==> flow/design.v <==
module Final_AXI_to_APB_Bridge #(
    parameter AXI_ADDR_WIDTH    = 32,
    parameter AXI_DATA_WIDTH    = 32,
    parameter AXI_MAX_BURST_LEN = 8,
    parameter AXI_BURST_WIDTH   = 2,
    parameter AXI_SIZE_WIDTH    = 3,
    parameter APB_ADDR_WIDTH    = 32,
    parameter APB_DATA_WIDTH    = 32
)(
    input  [AXI_ADDR_WIDTH-1:0]    AWADDR,
    input  [AXI_BURST_WIDTH-1:0]   AWBURST,
    input  [AXI_MAX_BURST_LEN-1:0] AWLEN,
    input                          AWVALID,
    output                         AWREADY,
    input  [AXI_ADDR_WIDTH-1:0]    ARADDR,
    input  [AXI_BURST_WIDTH-1:0]   ARBURST,
    input  [AXI_MAX_BURST_LEN-1:0] ARLEN,
    input                          ARVALID,
    output                         ARREADY,
    input  [AXI_DATA_WIDTH-1:0]    WDATA,
    input                          WVALID,
    input                          WLAST,
    input  [AXI_DATA_WIDTH/8-1:0]  WSTRB,
    output                         WREADY,
    output [AXI_DATA_WIDTH-1:0]    RDATA,
    output [1:0]                   RRESP,
    output                         RVALID,
    output                         RLAST,
    input                          RREADY,
    output [1:0]                   BRESP,
    output                         BVALID,
    input                          BREADY,
    input                          ACLK,
    input                          ARESETn,
    output [APB_ADDR_WIDTH-1:0]    PADDR,
    output                         PWRITE,
    output                         PSEL1,
    output                         PSEL2,
    output                         PSEL3,
    output                         PSEL4,
    output                         PENABLE,
    output [APB_DATA_WIDTH-1:0]    PWDATA,
    input  [APB_DATA_WIDTH-1:0]    PRDATA,
    input                          PREADY
);
    localparam [12:0] IDLE_WRITE        = 13'b0000000000001;
    localparam [12:0] READ_SETUP_M      = 13'b0000000000010;
    localparam [12:0] READ_SETUP_S      = 13'b0000000000100;
    localparam [12:0] READ_ACCESS_S     = 13'b0000000001000;
    localparam [12:0] READ_PREACCESS_M  = 13'b0000000010000;
    localparam [12:0] READ_ACCESS_M     = 13'b0000000100000;
    localparam [12:0] WRITE_SETUP_M     = 13'b0000001000000;
    localparam [12:0] WRITE_PREACCESS_M = 13'b0000010000000;
    localparam [12:0] WRITE_ACCESS_M    = 13'b0000100000000;
    localparam [12:0] WRITE_TERMINATE   = 13'b0001000000000;
    localparam [12:0] WRITE_SETUP_S     = 13'b0010000000000;
    localparam [12:0] WRITE_ACCESS_S    = 13'b0100000000000;
    localparam [12:0] IDLE_READ         = 13'b1000000000000;
    localparam READ_PRIORITY  = 1'b0;
    localparam WRITE_PRIORITY = 1'b1;
    reg  [12:0] current_state_write, next_state_write;
    reg  [12:0] current_state_read,  next_state_read;
    reg         current_arbiter_state, next_arbiter_state;
    reg  [AXI_MAX_BURST_LEN:0] Length_Of_Burst_Subordinate_write, Length_Of_Burst_Subordinate_write_next;
    reg  [AXI_MAX_BURST_LEN:0] Length_Of_Burst_Manager_write,     Length_Of_Burst_Manager_write_next;
    reg  [AXI_ADDR_WIDTH-1:0]  Address_Hold_Reg_write,            Address_Hold_Reg_write_next;
    reg  [AXI_ADDR_WIDTH-1:0]  Memory_Aligner_write,              Memory_Aligner_write_next;
    reg  [AXI_DATA_WIDTH-1:0]  write_buf;         
    reg  [APB_DATA_WIDTH-1:0]  pwdata_q, pwdata_c;
    reg                        wen_q, wen_c;      
    reg  [AXI_MAX_BURST_LEN:0] Length_Of_Burst_Subordinate_read, Length_Of_Burst_Subordinate_read_next;
    reg  [AXI_MAX_BURST_LEN:0] Length_Of_Burst_Manager_read,     Length_Of_Burst_Manager_read_next;
    reg  [AXI_ADDR_WIDTH-1:0]  Address_Hold_Reg_read,            Address_Hold_Reg_read_next;
    reg  [APB_DATA_WIDTH-1:0]  read_buf;          
    reg  [AXI_DATA_WIDTH-1:0]  rdata_q, rdata_c;
    reg                        ren_q, ren_c;      
    reg                        last_q, last_c;
    always @(*) begin
        next_arbiter_state = current_arbiter_state;
        case (current_arbiter_state)
            WRITE_PRIORITY: if (AWVALID && !ARVALID) next_arbiter_state = READ_PRIORITY;
            READ_PRIORITY:  if (ARVALID && !AWVALID) next_arbiter_state = WRITE_PRIORITY;
        endcase
    end
    wire addr_conflict = (AWADDR == ARADDR) ||
                         ((AWADDR <= 50) && (ARADDR <= 50)) ||
                         ((AWADDR >= 51) && (ARADDR >= 51) && (AWADDR <= 10) && (ARADDR <= 100)) ||
                         ((AWADDR >= 101) && (ARADDR >= 101) && (AWADDR <= 150) && (ARADDR <= 150)) ||
                         ((AWADDR >= 151) && (ARADDR >= 151) && (AWADDR <= 200) && (ARADDR <= 200));
    always @(posedge ACLK or negedge ARESETn) begin
        if (!ARESETn) begin
            current_arbiter_state             <= WRITE_PRIORITY;
            current_state_write               <= IDLE_WRITE;
            current_state_read                <= IDLE_READ;
            Length_Of_Burst_Manager_read      <= 0;
            Length_Of_Burst_Subordinate_read  <= 0;
            Length_Of_Burst_Manager_write     <= 0;
            Length_Of_Burst_Subordinate_write <= 0;
            Address_Hold_Reg_write            <= 0;
            Address_Hold_Reg_read             <= 0;
            Memory_Aligner_write              <= 0;
            wen_q                             <= 1'b0;
            ren_q                             <= 1'b0;
            last_q                            <= 1'b0;
        end else begin
            current_arbiter_state <= next_arbiter_state;
            if (current_arbiter_state == WRITE_PRIORITY && addr_conflict)
                current_state_write <= IDLE_WRITE;
            else
                current_state_write <= next_state_write;
            current_state_read                <= next_state_read;
            Length_Of_Burst_Manager_read      <= Length_Of_Burst_Manager_read_next;
            Length_Of_Burst_Subordinate_read  <= Length_Of_Burst_Subordinate_read_next;
            Length_Of_Burst_Manager_write     <= Length_Of_Burst_Manager_write_next;
            Length_Of_Burst_Subordinate_write <= Length_Of_Burst_Subordinate_write_next;
            Address_Hold_Reg_write            <= Address_Hold_Reg_write_next;
            Address_Hold_Reg_read             <= Address_Hold_Reg_read_next;
            Memory_Aligner_write              <= Memory_Aligner_write_next;
            wen_q                             <= wen_c;
            ren_q                             <= ren_c;
            last_q                            <= last_c;
        end
    end
    always @(posedge ACLK) begin
        pwdata_q <= pwdata_c;
        rdata_q  <= rdata_c;
        if (current_state_write == WRITE_ACCESS_M && Length_Of_Burst_Manager_write != 0)
            write_buf <= WDATA;
        if (current_state_read == READ_ACCESS_S && Length_Of_Burst_Subordinate_read != 0)
            read_buf <= PRDATA;
    end
    always @(*) begin
        next_state_write                       = current_state_write;
        Address_Hold_Reg_write_next            = Address_Hold_Reg_write;
        Length_Of_Burst_Manager_write_next     = Length_Of_Burst_Manager_write;
        Length_Of_Burst_Subordinate_write_next = Length_Of_Burst_Subordinate_write;
        Memory_Aligner_write_next              = Memory_Aligner_write;
        pwdata_c                               = pwdata_q;
        wen_c                                  = wen_q;
        case (current_state_write)
            IDLE_WRITE: begin
                pwdata_c                               = 0;
                wen_c                                  = 1'b0;
                Address_Hold_Reg_write_next            = 0;
                Length_Of_Burst_Manager_write_next     = 0;
                Length_Of_Burst_Subordinate_write_next = 0;
                Memory_Aligner_write_next              = 0;
                next_state_write = AWVALID ? WRITE_SETUP_M : IDLE_WRITE;
            end
            WRITE_SETUP_M: begin
                if (AWVALID) begin
                    Address_Hold_Reg_write_next            = AWADDR;
                    Length_Of_Burst_Subordinate_write_next = AWLEN + 1;
                    Length_Of_Burst_Manager_write_next     = AWLEN + 1;
                    Memory_Aligner_write_next              = AWADDR;
                    next_state_write = WRITE_PREACCESS_M;
                end else
                    next_state_write = IDLE_WRITE;
            end
            WRITE_PREACCESS_M: begin
                next_state_write = WVALID ? WRITE_ACCESS_M : WRITE_PREACCESS_M;
            end
            WRITE_ACCESS_M: begin
                if (Length_Of_Burst_Manager_write != 0) begin
                    if (WLAST || Length_Of_Burst_Manager_write == 1)
                        next_state_write = WRITE_TERMINATE;
                    else
                        next_state_write = WRITE_SETUP_S;
                    case (AWBURST)
                        2'b00: Address_Hold_Reg_write_next = AWADDR;
                        2'b01: Address_Hold_Reg_write_next = Address_Hold_Reg_write + 4;
                        2'b10: begin
                            Address_Hold_Reg_write_next = Address_Hold_Reg_write + 4;
                            if (Address_Hold_Reg_write >= AWADDR + AWLEN*4)
                                Address_Hold_Reg_write_next = AWADDR;
                        end
                        default: Address_Hold_Reg_write_next = AWADDR;
                    endcase
                    Length_Of_Burst_Manager_write_next = Length_Of_Burst_Manager_write - 1;
                end else
                    next_state_write = WRITE_TERMINATE;
            end
            WRITE_TERMINATE: begin
                next_state_write = BREADY ? WRITE_SETUP_S : WRITE_TERMINATE;
            end
            WRITE_SETUP_S: begin
                next_state_write = WRITE_ACCESS_S;
                pwdata_c         = write_buf;
                wen_c            = 1'b1;
            end
            WRITE_ACCESS_S: begin
                if (PREADY && Length_Of_Burst_Subordinate_write != 0) begin
                    if (Length_Of_Burst_Subordinate_write == 1)
                        next_state_write = IDLE_WRITE;
                    else
                        next_state_write = WRITE_ACCESS_M;
                    case (AWBURST)
                        2'b01: Memory_Aligner_write_next = Memory_Aligner_write + 4;
                        2'b10: begin
                            Memory_Aligner_write_next = Memory_Aligner_write + 4;
                            if (Memory_Aligner_write >= AWADDR + AWLEN*2)
                                Memory_Aligner_write_next = AWADDR;
                        end
                        default: Memory_Aligner_write_next = Memory_Aligner_write;
                    endcase
                    Length_Of_Burst_Subordinate_write_next = Length_Of_Burst_Subordinate_write - 1;
                end
            end
            default: next_state_write = IDLE_WRITE;
        endcase
    end
    always @(*) begin
        next_state_read                       = current_state_read;
        Address_Hold_Reg_read_next            = Address_Hold_Reg_read;
        Length_Of_Burst_Subordinate_read_next = Length_Of_Burst_Subordinate_read;
        Length_Of_Burst_Manager_read_next     = Length_Of_Burst_Manager_read;
        rdata_c                               = rdata_q;
        ren_c                                 = ren_q;
        last_c                                = last_q;
        case (current_state_read)
            IDLE_READ: begin
                rdata_c                               = 0;
                ren_c                                 = ARVALID;
                last_c                                = 1'b0;
                Address_Hold_Reg_read_next            = 0;
                Length_Of_Burst_Subordinate_read_next = 0;
                Length_Of_Burst_Manager_read_next     = 0;
                next_state_read = ARVALID ? READ_SETUP_M : IDLE_READ;
            end
            READ_SETUP_M: begin
                if (ARVALID) begin
                    Address_Hold_Reg_read_next            = ARADDR;
                    Length_Of_Burst_Subordinate_read_next = ARLEN + 1;
                    Length_Of_Burst_Manager_read_next     = ARLEN + 1;
                    next_state_read = READ_SETUP_S;
                end else
                    next_state_read = IDLE_READ;
            end
            READ_SETUP_S: begin
                next_state_read = PREADY ? READ_ACCESS_S : READ_SETUP_S;
            end
            READ_ACCESS_S: begin
                if (Length_Of_Burst_Subordinate_read != 0) begin
                    case (ARBURST)
                        2'b01: Address_Hold_Reg_read_next = Address_Hold_Reg_read + 4;
                        2'b10: begin
                            Address_Hold_Reg_read_next = Address_Hold_Reg_read + 4;
                            if (Address_Hold_Reg_read >= ARADDR + ARLEN*2)
                                Address_Hold_Reg_read_next = ARADDR;
                        end
                        default: Address_Hold_Reg_read_next = Address_Hold_Reg_read;
                    endcase
                    Length_Of_Burst_Subordinate_read_next = Length_Of_Burst_Subordinate_read - 1;
                    next_state_read = READ_PREACCESS_M;
                end else
                    next_state_read = READ_ACCESS_M;
            end
            READ_PREACCESS_M: begin
                next_state_read = RREADY ? READ_ACCESS_M : READ_PREACCESS_M;
            end
            READ_ACCESS_M: begin
                if (Length_Of_Burst_Manager_read != 0) begin
                    if (Length_Of_Burst_Manager_read == 1) begin
                        last_c          = 1'b1;
                        next_state_read = IDLE_READ;
                    end else
                        next_state_read = READ_ACCESS_S;
                    rdata_c = read_buf;
                    Length_Of_Burst_Manager_read_next = Length_Of_Burst_Manager_read - 1;
                end else
                    next_state_read = IDLE_READ;
            end
            default: next_state_read = IDLE_READ;
        endcase
    end
    wire apb_active = (current_state_read  == READ_SETUP_S)  ||
                      (current_state_read  == READ_ACCESS_M) ||
                      (current_state_read  == READ_ACCESS_S) ||
                      (current_state_write == WRITE_SETUP_S) ||
                      (current_state_write == WRITE_ACCESS_S);
    wire sel_on = !last_c && apb_active;
    wire write_apb = (current_state_write == WRITE_ACCESS_S) || (current_state_write == WRITE_SETUP_S);
    assign ARREADY = (current_state_read == READ_SETUP_M);
    assign PADDR   = ((wen_c || (ren_c && write_apb)) && (current_state_read != READ_ACCESS_M)) ?
                     Memory_Aligner_write : Address_Hold_Reg_read;
    assign PSEL1   = sel_on && ((Address_Hold_Reg_write <= 50) || (Address_Hold_Reg_read <= 50));
    assign PSEL2   = sel_on && ((Address_Hold_Reg_write >= 51  && Address_Hold_Reg_write <= 100) ||
                                (Address_Hold_Reg_read  >= 51  && Address_Hold_Reg_read  <= 100));
    assign PSEL3   = sel_on && ((Address_Hold_Reg_write >= 101 && Address_Hold_Reg_write <= 150) ||
                                (Address_Hold_Reg_read  >= 101 && Address_Hold_Reg_read  <= 150));
    assign PSEL4   = sel_on && ((Address_Hold_Reg_write >= 151 && Address_Hold_Reg_write <= 200) ||
                                (Address_Hold_Reg_read  >= 151 && Address_Hold_Reg_read  <= 200));
    assign PWRITE  = write_apb;
    assign PENABLE = (current_state_read == READ_ACCESS_S) || (current_state_write == WRITE_ACCESS_S);
    assign PWDATA  = pwdata_c;
    assign RDATA   = rdata_c;
    assign RRESP   = last_c ? 2'd0 : 2'd1;
    assign RLAST   = (RRESP != 2'd0) && last_c && RREADY;
    assign RVALID  = (current_state_read == READ_ACCESS_M);
    assign AWREADY = (current_state_write == WRITE_SETUP_M);
    assign WREADY  = (current_state_write == WRITE_ACCESS_M);
    assign BVALID  = (current_state_write == WRITE_TERMINATE);
    assign BRESP   = (current_state_write == WRITE_TERMINATE) ? 2'd0 : 2'd1;
endmodule
# Reports on Final_AXI_to_APB_Bridge
# Tool output for the design above, in the order of the flow.
# Line numbers count from 1 in the design file above.
# Operators carry their Yosys type and port widths (W data, S select, Z words).
# Cell names lack the library's common part.
# A cell with - has no value.
[setup]
top = "Final_AXI_to_APB_Bridge"
clock = "ACLK"
lib = "sky130hd"
pvt_corner = "tt_025C_1v80"

# Word-level counts
# Source: Yosys, flattened and elaborated, memories not mapped. Widths are those after wreduce. Registers that Yosys merges into a memory's read port (data or address) are not register bits. Print and check cells do not count. Equal cells are merged and count once.
[bits]
ff_bits = 290
input_bits = 161
out_inout_bits = 112
[classes]
addsub = 12
compare = 31
n_eq = 31
n_mux = 56
n_logic = 1
reduce_logical = 65
[ops]
columns = ["op", "n"]
rows = [
  ["$mux W32", 10],
  ["$pmux W32 S2", 5],
  ["$pmux W32 S3", 3],
  ["$le A32 B8 Y1 const B", 8],
  ["$ge A32 B6 Y1 const B", 4],
  ["$le A32 B6 Y1 const B", 4],
  ["$ge A32 B7 Y1 const B", 4],
  ["$ge A32 B8 Y1 const B", 4],
  ["$pmux W9 S3", 4],
  ["$add A32 B3 Y32 const B", 3],
  ["$ge A32 B32 Y1", 3],
  ["$le A32 B7 Y1 const B", 3],
  ["$pmux W13 S7", 1],
  ["$pmux W13 S6", 1],
  ["$mux W13", 6],
  ["$mux W9", 8],
  ["$add A32 B9 Y32", 2],
  ["$sub A9 B1 Y9 const B", 4],
  ["$reduce_bool A9 Y1", 4],
  ["$mux W11", 3],
  ["$add A32 B10 Y32", 1],
  ["$eq A32 B32 Y1", 1],
  ["$le A32 B4 Y1 const B", 1],
  ["$logic_and A1 B1 Y1", 31],
  ["$eq A9 B1 Y1 const B", 3],
  ["$add A8 B1 Y9 const B", 2],
  ["$logic_or A1 B1 Y1", 16],
  ["$eq A13 B1 Y1 const B", 1],
]
# Not listed: further kinds 29, cells in them 56.

# Longest topological paths
# Yosys ltp: most cells in a row. Word level: on the elaborated netlist, between registers, memories and ports. Mapped: between sequential cells and ports; inverters and the memories' decode and read muxes count.
[depth]
depth_word = 9
abc_area = 0
ltp_mapped = 21
mapped_depth_nobuf = 19

# Netlist
# Source: synth_stat.txt of the flow (Yosys; design flattened, memories mapped). It holds for the ABC_AREA given above (unset counts as 0); a run with the other value may have another netlist.
[synth_totals]
stdcells = 2112
area_um2 = 19040.8
seq_area_um2 = 6935.4
ffs = 277
buffers = 127
[by_type]
columns = ["cell_type", "n", "area_total_um2"]
rows = [
  ["dfrtp_1", 146, 3.65E+03],
  ["edfxtp_1", 64, 1.92E+03],
  ["ha_1", 142, 1.78E+03],
  ["dfxtp_1", 64, 1.28E+03],
  ["nand2_1", 228, 855.821],
  ["xnor2_1", 81, 709.43],
  ["a221o_1", 59, 590.566],
  ["a22o_1", 66, 578.054],
  ["xor2_1", 64, 560.538],
  ["a21oi_1", 108, 540.518],
  ["o21ai_0", 97, 485.466],
  ["nor2_1", 128, 480.461],
  ["nand3_1", 94, 470.451],
  ["nor3_1", 76, 380.365],
  ["mux2_2", 30, 337.824],
  ["clkbuf_1", 89, 334.07],
  ["nand4_1", 52, 325.312],
  ["a21o_1", 36, 270.259],
]
# Other cell types: 65; their cells: 488.

# Worst setup path after synthesis
# Source: OpenSTA report_checks on the synthesized netlist (no wires, ideal clock, input and output delay 20% of the period each), path of least setup slack; recovery checks are left aside. Register names are those of the netlist, which keeps one name where synthesis merged equal registers.
[synth_path]
kind = "input -> register"
startpoint = "input port ARADDR[1]"
endpoint = "register Address_Hold_Reg_read[23]"
tclk_ns = 6.0
input_delay_ns = 1.200
setup_time_ns = 0.064
launch_ns = 1.200
arrival_ns = 5.111
required_time_ns = 5.936
slack_ns = 0.825
path_delay_ns = 3.975
path_stages = 21
n_path_buf = 2
synth_period_reached_ns = 5.175
# "path_delay_ns" is the arrival time less input delay plus setup time.
# "path_stages": output pins that drive a net of the path, with the launching flip-flop's if there is one; two outputs of one cell count as two.
# "synth_period_reached_ns" = period - worst setup slack (recovery checks aside). The figure is calculated, with input and output delays left at 20% of the set period.
# Between the ends stands the longest chain of elaborated cells between them, by number of cells; it is not shown to be the way that was timed. Of several equally long chains one is given.
# Each line given opens the expression or statement behind the cell; cells for indexed reads and writes are added by Yosys, which also makes memories of some case tables.
[synth_via]
path_cell_list = "ha_1 fa_1 a21o_1 a21oi_1 o21bai_1 a21oi_1 o21ai_0 and2_1 clkbuf_1 nand2_1 xor2_1 ha_1 a21o_1 a21o_1 a221oi_1 o32ai_1 a211oi_2 nand2_1 buf_2 o311ai_1 a21o_1"
elab_chain_cells = 6
cone_cells = 6
[synth_rtl]
columns = ["element", "line", "rtl"]
rows = [
  ["start, declared", 15, "input  [AXI_ADDR_WIDTH-1:0]    ARADDR,"],
  ["$add A32 B9 Y32", 248, "if (Address_Hold_Reg_read >= ARADDR + ARLEN*2)"],
  ["$ge A32 B32 Y1", 248, ""],
  ["$mux W32", 248, ""],
  ["$pmux W32 S2", 244, "case (ARBURST)"],
  ["$mux W32", 243, "if (Length_Of_Burst_Subordinate_read != 0) begin"],
  ["$pmux W32 S3", 220, "case (current_state_read)"],
  ["end, assigned", 100, "Address_Hold_Reg_read             <= 0;"],
  ["end, assigned", 117, "Address_Hold_Reg_read             <= Address_Hold_Reg_read_next;"],
  ["end, declared", 73, "reg  [AXI_ADDR_WIDTH-1:0]  Address_Hold_Reg_read,            Address_Hold_Reg_read_next;"],
]

# Worst path after layout
# From the final timing report of run 1: the path of least setup slack in the routed layout; clock arrival at registers is part of the times.
[layout_path]
kind = "input -> register"
startpoint = "input port AWADDR[1]"
endpoint = "register Memory_Aligner_write[21]"
tclk_ns = 6.0
input_delay_ns = 1.20
setup_time_ns = 0.06
launch_ns = 1.20
arrival_ns = 7.42
required_time_ns = 6.53
slack_ns = -0.89
path_stages = 22
n_path_buf = 3
# Between the ends stands the longest chain of elaborated cells between them, by number of cells; it is not shown to be the way that was timed. Of several equally long chains one is given.
[layout_via]
path_cell_list = "clkdlybuf4s50_1 ha_1 fa_1 a21o_1 a21oi_1 o21bai_1 a21oi_1 o21ai_1 nand2_2 buf_4 nor2_1 xnor2_1 ha_1 a21oi_1 o21ai_0 a221oi_2 nor2_1 nor2_4 nand3_2 buf_12 o21ai_0 a221o_1"
elab_chain_cells = 6
cone_cells = 6
[layout_rtl]
columns = ["element", "line", "rtl"]
rows = [
  ["start, declared", 10, "input  [AXI_ADDR_WIDTH-1:0]    AWADDR,"],
  ["$add A32 B9 Y32", 201, "if (Memory_Aligner_write >= AWADDR + AWLEN*2)"],
  ["$ge A32 B32 Y1", 201, ""],
  ["$mux W32", 201, ""],
  ["$pmux W32 S2", 197, "case (AWBURST)"],
  ["$mux W32", 192, "if (PREADY && Length_Of_Burst_Subordinate_write != 0) begin"],
  ["$pmux W32 S3", 140, "case (current_state_write)"],
  ["end, assigned", 101, "Memory_Aligner_write              <= 0;"],
  ["end, assigned", 118, "Memory_Aligner_write              <= Memory_Aligner_write_next;"],
  ["end, declared", 67, "reg  [AXI_ADDR_WIDTH-1:0]  Memory_Aligner_write,              Memory_Aligner_write_next;"],
]

# Module Final_AXI_to_APB_Bridge, platform sky130hd: 4 stored runs of the flow (Yosys, OpenROAD) with differing settings, in no particular order. Input and output delays are each 20% of the period that was set; the output load is 0.01 pF.
# "achieved_clock_period_ns" is the run's clock period less its worst setup slack. It is reckoned from that one timing run; input and output delays stay at 20% of the period that was set.
# "worst_path_time_ns" = time allowed to the worst setup path (clock period - input delay - output delay, where it has them) - its slack; a late launch clock adds to it, a late capture clock takes from it.
# By "power_total_uw" is meant OpenSTA's value without simulated activity: inputs other than the clock are taken to toggle once in ten clock periods, and the tool carries that through the logic.

[[run]]
name = "run 1"
[run.settings]
CELL_PAD_IN_SITES_DETAIL_PLACEMENT = 2
SLEW_MARGIN = 40
period_ns = 6.0
CAP_MARGIN = 20
CORE_MARGIN = 2
CORE_UTILIZATION = 40
[run.results]
ys_area_um2 = 19040.8
die_footprint_um2 = 49364.0
layout_stdcell_area_um2 = 24493.5
finish.utilization_pct = 52.4
worst_setup_slack_ns = -0.889
timing.setup.tns_ns = -32.680
timing.hold.ws_ns = 0.478
power_total_uw = 11891
achieved_clock_period_ns = 6.889
worst_path_time_ns = 5.69
critical_path_type = "input -> register"

[[run]]
name = "run 2"
[run.settings]
ABC_AREA = 0
CELL_PAD_IN_SITES_GLOBAL_PLACEMENT = 1
CORE_ASPECT_RATIO = 1.47
CORE_MARGIN = 8
CORE_UTILIZATION = 33
CTS_CLUSTER_DIAMETER = 258
CTS_CLUSTER_SIZE = 39
GPL_TIMING_DRIVEN = 0
MIN_ROUTING_LAYER = "met2"
PLACE_DENSITY = 0.6
SLEW_MARGIN = 10
TNS_END_PERCENT = 80
period_ns = 6.0
CAP_MARGIN = 20
[run.results]
ys_area_um2 = 19040.8
die_footprint_um2 = 65785.2
layout_stdcell_area_um2 = 23140.9
finish.utilization_pct = 40.2
worst_setup_slack_ns = 0.117
timing.setup.tns_ns = 0.000
timing.hold.ws_ns = 0.487
power_total_uw = 9568
achieved_clock_period_ns = 5.883
worst_path_time_ns = 4.68
critical_path_type = "input -> register"

[[run]]
name = "run 3"
[run.settings]
CORE_UTILIZATION = 40
PLACE_DENSITY = 0.6
period_ns = 6.0
CAP_MARGIN = 20
CORE_MARGIN = 2
SLEW_MARGIN = 20
[run.results]
ys_area_um2 = 19040.8
die_footprint_um2 = 49364.0
layout_stdcell_area_um2 = 24038.1
finish.utilization_pct = 51.4
worst_setup_slack_ns = 0.352
timing.setup.tns_ns = 0.000
timing.hold.ws_ns = 0.468
power_total_uw = 10019
achieved_clock_period_ns = 5.648
worst_path_time_ns = 4.45
critical_path_type = "input -> register"

[[run]]
name = "run 4"
[run.settings]
ABC_AREA = 0
CELL_PAD_IN_SITES_GLOBAL_PLACEMENT = 1
CORE_ASPECT_RATIO = 1.38
CORE_MARGIN = 8
CORE_UTILIZATION = 33
CTS_CLUSTER_DIAMETER = 348
CTS_CLUSTER_SIZE = 64
GPL_TIMING_DRIVEN = 0
HOLD_SLACK_MARGIN = 0.23
MIN_ROUTING_LAYER = "met2"
PLACE_DENSITY = 0.6
SLEW_MARGIN = 40
TNS_END_PERCENT = 80
period_ns = 3.56
CAP_MARGIN = 20
[run.results]
ys_area_um2 = 19040.8
die_footprint_um2 = 65741.2
layout_stdcell_area_um2 = 26698.1
finish.utilization_pct = 46.8
worst_setup_slack_ns = -0.925
timing.setup.tns_ns = -67.313
timing.hold.ws_ns = 0.422
power_total_uw = 17445
achieved_clock_period_ns = 4.485
worst_path_time_ns = 3.77
critical_path_type = "input -> register"
